==> flow/design.v <==
`timescale 1ns / 1ps
module skin_detection(
    input clk,
    input n_rst,
    input [23:0] i_vid_data,
    input i_vid_hsync,
    input i_vid_vsync,
    input i_vid_VDE,
    input [3:0] sw,
    output reg [23:0] o_vid_data,
    output reg o_vid_hsync,
    output reg o_vid_vsync,
    output reg o_vid_VDE
);
    localparam [7:0] skin_y = 8'd80;
    localparam [7:0] skin_cb_min = 8'd70;  
    localparam [7:0] skin_cb_max = 8'd135;  
    localparam [7:0] skin_cr_min = 8'd120;  
    localparam [7:0] skin_cr_max = 8'd180;   
    reg signed [8:0] y, ytemp;
    reg signed [8:0] cb;
    reg signed [8:0] cr;
    reg signed [8:0] rtemp,gtemp,btemp, rtemp2, gtemp2, btemp2;
    localparam [7:0] r  = 8'd255;
    localparam [7:0] g = 8'd0;
    localparam [7:0] b = 8'd255;
    wire [7:0] red, green, blue;
    assign {red, blue, green} = i_vid_data;
    wire hsync = i_vid_hsync;
    wire vsync = i_vid_vsync;
    wire VDE = i_vid_VDE;
    always @(posedge clk) begin
        if(sw == 4'd1) begin
        ytemp <= 16+ (256*red+green*645+blue*98)/1000;
        cb <= (577*(btemp-ytemp))/1000+128;
        cr <= (713*(rtemp-ytemp))/1000+128;
        y <= ytemp;
        rtemp <= red;
        gtemp <= green;
        btemp <= blue;
        rtemp2 <= rtemp;
        gtemp2 <= gtemp;
        btemp2 <= btemp;
        if(y > skin_y && skin_cb_min < cb && skin_cb_max > cb && skin_cr_min < cr && skin_cr_max > cr) begin
            o_vid_data[23:16] <= rtemp2;
            o_vid_data[15:8] <= btemp2;
            o_vid_data[7:0] <= gtemp2;
        end else begin
            o_vid_data[23:16] <= r;
            o_vid_data[15:8] <= b;
            o_vid_data[7:0] <= g;
        end
        o_vid_hsync <=  hsync;
        o_vid_vsync <=  vsync;
        o_vid_VDE <=  VDE;
    end
    end
endmodule
`timescale 1ns / 1ps
module inversion(
    input clk,
    input n_rst,
    input [23:0] i_vid_data,
    input i_vid_hsync,
    input i_vid_vsync,
    input i_vid_VDE,
    input [3:0] sw,
    output reg [23:0] o_vid_data,
    output reg o_vid_hsync,
    output reg o_vid_vsync,
    output reg o_vid_VDE
);
    wire [7:0] red, green, blue;
    assign {red, green, blue} = i_vid_data;
 always @(posedge clk) begin
        if(sw == 4'd2) begin
            o_vid_data[23:16] <= 255-red;
            o_vid_data[15:8] <= 255-green;
            o_vid_data[7:0] <= 255-blue;
        end
        o_vid_hsync <= i_vid_hsync;
        o_vid_vsync <=  i_vid_vsync;
        o_vid_VDE <=  i_vid_VDE;
        end
endmodule
`timescale 1ns / 1ps
module position(
input clk,
    input n_rst,
    input [23:0] i_vid_data,
    input i_vid_hsync,
    input i_vid_vsync,
    input i_vid_VDE,
    input [3:0] sw,
    output reg [23:0] o_vid_data,
    output reg o_vid_hsync,
    output reg o_vid_vsync,
    output reg o_vid_VDE
);
    wire [7:0] red, green, blue;
    reg [16:0] vcount, hcount;
    reg [16:0] vcount_q, hcount_q;
    assign {red, blue, green} = i_vid_data;
    always @* begin
        hcount = hcount_q;
        vcount = vcount_q;
        if(!n_rst) begin
            hcount = 0;
            vcount = 0;
        end else
            if(i_vid_VDE) begin
        if(hcount_q>=16'd1919) begin
            hcount = 0;
            if(vcount_q>=16'd1079)
                vcount =0;
         else vcount = vcount_q +1;
    end else hcount = hcount_q +1;
    end
    end
    always @(posedge clk) begin
        hcount_q <= hcount;
        vcount_q <= vcount;
    end
    wire [7:0] grey = (3*red)/100 + (59*green)/100 + (11*blue)/100;
     always @(posedge clk) begin
           if(sw == 4'd3) begin
             if (hcount > 200 && hcount < 800) begin
                o_vid_data[23:16] <= grey;
                 o_vid_data[15:8] <= grey; 
                 o_vid_data[7:0] <= grey;         
           end
           else
             o_vid_data <= i_vid_data;
           end
           o_vid_hsync <= i_vid_hsync;
           o_vid_vsync <=  i_vid_vsync;
           o_vid_VDE <=  i_vid_VDE;
           end
endmodule
`timescale 1ns / 1ps
module colour_change #
(
    parameter DATA_WIDTH = 24  
)
(
    input  wire                   clk,
    input  wire                   n_rst,
    input  wire [DATA_WIDTH-1:0] i_vid_data,
    input  wire                  i_vid_hsync,
    input  wire                  i_vid_vsync,
    input  wire                  i_vid_VDE,
    output reg [DATA_WIDTH-1:0] o_vid_data,
    output reg                  o_vid_hsync,
    output reg                  o_vid_vsync,
    output reg                  o_vid_VDE,
    input wire [3:0] btn,
    input wire [3:0] sw,
    output wire [3:0] led 
);
 assign led = 4'd0;
 wire [23:0] out1, out2,out3;
   wire hsync, vsync, vde, hsync2, vsync2, vde2, hsync3, vsync3, vde3;
   always@* begin
       case(sw)
           4'd1:begin o_vid_data=out1;
           o_vid_hsync = hsync;
           o_vid_vsync = vsync;
           o_vid_VDE = vde;
           end
           4'd2: begin 
            o_vid_data=out2;
            o_vid_hsync = hsync2;
            o_vid_vsync = vsync2;
            o_vid_VDE = vde2;
           end
           4'd3: begin 
           o_vid_data=out3;
           o_vid_hsync = hsync3;
           o_vid_vsync = vsync3;
           o_vid_VDE = vde3;
          end
          default: begin
           o_vid_data=i_vid_data;
           o_vid_hsync = i_vid_hsync;
           o_vid_vsync = i_vid_vsync;
           o_vid_VDE = i_vid_VDE;
           end
       endcase
   end
   skin_detection skin(.clk(clk), .n_rst(n_rst), .i_vid_data(i_vid_data), .i_vid_hsync(i_vid_hsync), .i_vid_vsync(i_vid_vsync), .i_vid_VDE(i_vid_VDE), .o_vid_data(out1), .o_vid_hsync(hsync), .o_vid_vsync(vsync), .o_vid_VDE(vde), .sw(sw));
   inversion inverse(.clk(clk), .n_rst(n_rst), .i_vid_data(i_vid_data), .i_vid_hsync(i_vid_hsync), .i_vid_vsync(i_vid_vsync), .i_vid_VDE(i_vid_VDE), .o_vid_data(out2), .o_vid_hsync(hsync2), .o_vid_vsync(vsync2), .o_vid_VDE(vde2), .sw(sw));
   position pos(.clk(clk), .n_rst(n_rst), .i_vid_data(i_vid_data), .i_vid_hsync(i_vid_hsync), .i_vid_vsync(i_vid_vsync), .i_vid_VDE(i_vid_VDE), .o_vid_data(out3), .o_vid_hsync(hsync3), .o_vid_vsync(vsync3), .o_vid_VDE(vde3), .sw(sw));
endmodule
[From RTL to reports: colour_change]
What the tools print for colour_change, step after step.
Lines are those of the file above, counted from 1.
Cell names lack the library's common part.
The mark n/a stands for no value.
Inputs
  top: colour_change
  clock: clk
  cell library: sky130hd
  timing corner: tt_025C_1v80

[Elaborated design]
Counts by Yosys on the flattened word-level netlist (proc, flatten, opt, wreduce; memories kept). Register bits leave out memories and registers merged into their read ports (data or address); mux counts leave out enables and synchronous resets folded into registers. Print and check cells are left out. Cells with the same type and inputs are merged into one.
Operators by class
  magnitude comparators: 8
  multipliers: 7
  equality and inequality tests: 3
  divide/modulo/power cells: 6
  add/sub/neg operators: 13
  reductions and logical operators: 6
  muxes and demuxes: 10
Operators with widths (number)
  11-bit by 32-bit multiplier with 32-bit output with constant A: 2
  32-bit by 11-bit divider with 32-bit output with constant B: 2
  32-bit by 7-bit divider with 32-bit output with constant B: 3
  32-bit by 10-bit divider with 32-bit output with constant B: 1
  8-bit by 10-bit multiplier with 18-bit output with constant B: 1
  6-bit by 8-bit multiplier with 14-bit output with constant A: 1
  8-bit by 6-bit multiplier with 14-bit output with constant B: 1
  24-bit parallel mux with 3-bit select: 1
  17-bit 2-to-1 mux: 3
  4-bit by 8-bit multiplier with 12-bit output with constant A: 1
  16-bit by 32-bit adder with 32-bit output: 1
  32-bit adder: 1
  8-bit subtractor with constant A: 3
  8-bit 2-to-1 mux: 3
  2-bit by 8-bit multiplier with 10-bit output with constant A: 1
  9-bit by 9-bit subtractor with 10-bit output: 2
  7-bit by 9-bit < comparator with 1-bit output with constant A: 2
  8-bit by 9-bit greater-than comparator with 1-bit output with constant A: 2
  9-bit adder with constant B: 2
  17-bit by 1-bit adder with 17-bit output with constant B: 1
  17-bit by 10-bit < comparator with 1-bit output with constant B: 1
  17-bit by 11-bit greater-or-equal comparator with 1-bit output with constant B: 1
  17-bit by 8-bit greater-than comparator with 1-bit output with constant B: 1
  8-bit adder: 2
  5-bit by 9-bit adder with 9-bit output with constant A: 1
  9-bit by 7-bit greater-than comparator with 1-bit output with constant B: 1
  4-bit by 2-bit equality test with 1-bit output with constant B: 2
  1-bit parallel mux with 2-bit select: 3
Other operator kinds: 3; their cells: 7.
Bit counts
  cells after elaboration: 79
  register bits: 179
  output and inout bits: 31
  input port bits: 37

[Longest topological paths]
Depth = most cells in a row (Yosys ltp): at word level without a register or memory, in the mapped netlist without a sequential cell, where the memories' decode and read muxes count.
Logic depth
  word-level depth: 7
  ABC_AREA: 0
  depth in mapped cells: 68
  gate-level depth less buffers: 61

[Mapped cells and area]
Yosys stat after the flow's synthesis: flattened, memories mapped to cells. It holds for the ABC_AREA given above (unset counts as 0); a run with the other value may have another netlist.
Cells by type
  edfxtp_1: number 159, total area 4.77E+03 sq um
  ha_1: number 285, total area 3565.92 sq um
  xnor2_1: number 175, total area 1532.72 sq um
  fa_1: number 68, total area 1.36E+03 sq um
  nand2_1: number 304, total area 1.14E+03 sq um
  inv_1: number 251, total area 942.154 sq um
  nor2_1: number 230, total area 863.328 sq um
  a21oi_1: number 171, total area 855.821 sq um
  o21ai_0: number 163, total area 815.782 sq um
  mux2i_1: number 76, total area 760.73 sq um
  xor2_1: number 70, total area 613.088 sq um
  dfxtp_1: number 20, total area 400.384 sq um
  a21o_1: number 45, total area 337.824 sq um
  o211ai_1: number 45, total area 337.824 sq um
  nand3_1: number 67, total area 335.322 sq um
  nor3_1: number 58, total area 290.278 sq um
  or2_2: number 46, total area 287.776 sq um
  maj3_1: number 25, total area 250.24 sq um
Not listed: further types 128, cells in them 848.
Mapped netlist
  flip-flops: 179
  cell area after synthesis: 26120.1 sq um
  mapped cells: 3106
  sequential part of the area: 5175.0 sq um
  buffer cells: 80
By module: a second synthesis without flattening, with its own total; a netlist apart from the flattened one above.
Unflattened totals
  cell total of the unflattened synthesis: 3377
  area (unflattened synthesis): 28307.1 sq um
Rows give one instance, submodules left out.
By module
  skin_detection: cells 2285, area 19070.8 sq um, sequential area 3333.2 sq um, instances 1
  position: cells 840, area 6825.3 sq um, sequential area 1121.1 sq um, instances 1
  colour_change: cells 200, area 1525.2 sq um, sequential area 0.0 sq um, instances 1
  inversion: cells 52, area 885.8 sq um, sequential area 780.7 sq um, instances 1

[Timing after synthesis]
OpenSTA on the mapped netlist: ideal clock, no wires. The path of least setup slack (recovery checks aside). Input and output delay are each 20% of the period. Register names are those of the netlist, which keeps one name where synthesis merged equal registers.
Timing post-synthesis
  kind: input to register
  start point: input port i_vid_data[0]
  end point: register pos.o_vid_data[23]
  path delay: 12.474 ns
  launch time at the first pin: 4.000 ns
  path buffers: 2
  path slack: 3.526 ns
  stages on the path: 56
  setup time: 0.254 ns
  arrival: 16.220 ns
  clock period: 20.0 ns
  data required time: 19.746 ns
  input delay: 4.000 ns
  synthesis period reached: 16.474 ns
"path delay" = arrival - input delay + setup time.
"stages on the path" counts driving pins, that of a launching flip-flop among them; a cell with two outputs on the path counts twice.
"synthesis period reached" is the clock period less the worst setup slack; recovery checks do not enter. This is arithmetic on one report: input and output delays are still those of the set period (20% each).
Between the ends stands the longest chain of elaborated cells between them, by number of cells; it is not shown to be the way that was timed. Of several equally long chains one is given.
Each line given opens the expression or statement behind the cell; cells for indexed reads and writes are added by Yosys, which also makes memories of some case tables.
Between the ends, post-synthesis
  cells stage by stage: fa_1 inv_1 fa_1 fa_1 inv_1 ha_1 nor2b_1 o21ai_0 a21oi_1 o21ai_0 a21boi_1 o21ai_0 a21oi_1 o21ai_0 nand3_1 a2111o_1 a41o_1 o31ai_1 [... 20 more ...] maj3_1 maj3_1 mux2i_1 o21ai_1 xor2_1 o2111ai_1 fa_1 ha_1 inv_1 fa_1 nor2b_1 o21ai_0 nand2b_1 a21o_1 a21oi_1 xor2_1 nand2b_1 nand2_1
  cells in the longest elaborated chain: 5
  elaborated cells on any way between the ends: 5
  source lines of those cells: 2
  classes of those cells: add/sub: 2; mul: 1; div: 1; mux: 1
RTL lines, path post-synthesis
  from (decl): RTL line 148  | input  wire [DATA_WIDTH-1:0] i_vid_data,
  6-bit by 8-bit multiplier with 14-bit output: RTL line 124  | wire [7:0] grey = (3*red)/100 + (59*green)/100 + (11*blue)/100;
  32-bit by 7-bit divider with 32-bit output: RTL line 124
  8-bit adder (2 in a row): RTL line 124
  8-bit 2-to-1 mux: RTL line 127  | if (hcount > 200 && hcount < 800) begin
  to (assign): RTL line 128  | o_vid_data[23:16] <= grey;
  to (assign): RTL line 133  | o_vid_data <= i_vid_data;
  to (decl): RTL line 95  | output reg [23:0] o_vid_data,

[Worst path after layout]
Path of least setup slack in the final report of run 1 (OpenROAD, finished layout, wires in). Where an end is a register, its clock arrival counts in the times.
Timing post-layout
  kind: input to register
  start point: input port i_vid_data[1]
  end point: register pos.o_vid_data[5]
  input delay: 3.62 ns
  data required time: 18.29 ns
  setup time: 0.25 ns
  path slack: 2.59 ns
  stages on the path: 61
  clock period: 18.1 ns
  arrival: 15.70 ns
  launch time at the first pin: 3.62 ns
  path buffers: 9
Between the ends stands the longest chain of elaborated cells between them, by number of cells; it is not shown to be the way that was timed. Of several equally long chains one is given.
Between the ends, post-layout
  cells stage by stage: dlymetal6s2s_1 buf_6 fa_1 inv_1 fa_1 fa_1 inv_1 ha_4 nor2b_4 o21ai_2 a21oi_2 o21ai_2 a21boi_2 o21ai_2 a21oi_2 o21a_1 o21ai_2 a2111o_1 [... 25 more ...] maj3_1 maj3_2 mux2i_4 o21ai_1 xor2_1 o2111ai_2 fa_2 ha_2 inv_2 fa_2 nor2b_2 o21ai_1 nand2b_1 buf_4 buf_4 xor2_1 nand2b_1 nand2_1
  cells in the longest elaborated chain: 5
  elaborated cells on any way between the ends: 5
  source lines of those cells: 2
  classes of those cells: add/sub: 2; mul: 1; div: 1; mux: 1
RTL lines, path post-layout
  from (decl): RTL line 148  | input  wire [DATA_WIDTH-1:0] i_vid_data,
  6-bit by 8-bit multiplier with 14-bit output: RTL line 124  | wire [7:0] grey = (3*red)/100 + (59*green)/100 + (11*blue)/100;
  32-bit by 7-bit divider with 32-bit output: RTL line 124
  8-bit adder (2 in a row): RTL line 124
  8-bit 2-to-1 mux: RTL line 127  | if (hcount > 200 && hcount < 800) begin
  to (assign): RTL line 130  | o_vid_data[7:0] <= grey;
  to (assign): RTL line 133  | o_vid_data <= i_vid_data;
  to (decl): RTL line 95  | output reg [23:0] o_vid_data,

# Flow runs of colour_change

Settings and measured results of 3 stored flow runs for module colour_change (sky130hd), not sorted in any way. The constraints put input and output delay at 20% of the set period each and load the outputs with 0.01 pF.
"achieved clock period (ns)" is the run's clock period less its worst setup slack. It is reckoned from that one timing run; input and output delays stay at 20% of the period that was set.
By "worst setup path time (ns)" is meant the share of the clock period that the worst setup path is allowed (20% is reserved at inputs, 20% at outputs), minus its slack. Clock arrival times at its registers enter into it.

settings of run 1
{
  "CORE_UTILIZATION": 40,
  "SETUP_SLACK_MARGIN": 2.19,
  "period_ns": 18.1,
  "CAP_MARGIN": 20,
  "CORE_MARGIN": 2,
  "SLEW_MARGIN": 20
}
report of run 1
yosys chip area after synthesis (um^2): 26120.1
finish__design__die__area: 67361.0
finish__design__instance__area__stdcell: 29991.3
finish__design__instance__utilization: 0.4652
finish__timing__setup__ws: 2.594
finish__timing__setup__tns: 0.000
finish__timing__hold__ws: 0.428
achieved clock period (ns): 15.506
worst setup path time (ns): 11.89
worst setup path kind: input to register

settings of run 2
{
  "CORE_UTILIZATION": 68,
  "period_ns": 18.1,
  "CAP_MARGIN": 20,
  "CORE_MARGIN": 2,
  "SLEW_MARGIN": 20
}
report of run 2
yosys chip area after synthesis (um^2): 26120.1
finish__design__die__area: 39996.0
finish__design__instance__area__stdcell: 27935.5
finish__design__instance__utilization: 0.7399
finish__timing__setup__ws: 0.827
finish__timing__setup__tns: 0.000
finish__timing__hold__ws: 0.425
achieved clock period (ns): 17.273
worst setup path time (ns): 13.65
worst setup path kind: input to register

settings of run 3
{
  "ABC_AREA": 0,
  "CAP_MARGIN": 0,
  "CELL_PAD_IN_SITES_DETAIL_PLACEMENT": 1,
  "CELL_PAD_IN_SITES_GLOBAL_PLACEMENT": 0,
  "CORE_MARGIN": 10,
  "CORE_UTILIZATION": 47,
  "CTS_CLUSTER_DIAMETER": 369,
  "CTS_CLUSTER_SIZE": 33,
  "GPL_ROUTABILITY_DRIVEN": 0,
  "HOLD_SLACK_MARGIN": 0.29,
  "MIN_ROUTING_LAYER": "met2",
  "PLACE_DENSITY_LB_ADDON": 0.04,
  "SETUP_SLACK_MARGIN": 5.0,
  "TNS_END_PERCENT": 35,
  "period_ns": 29.6,
  "SLEW_MARGIN": 20
}
report of run 3
yosys chip area after synthesis (um^2): 26120.1
finish__design__die__area: 65402.9
finish__design__instance__area__stdcell: 28080.7
finish__design__instance__utilization: 0.5097
finish__timing__setup__ws: 8.494
finish__timing__setup__tns: 0.000
finish__timing__hold__ws: 0.425
achieved clock period (ns): 21.106
worst setup path time (ns): 15.19
worst setup path kind: input to register
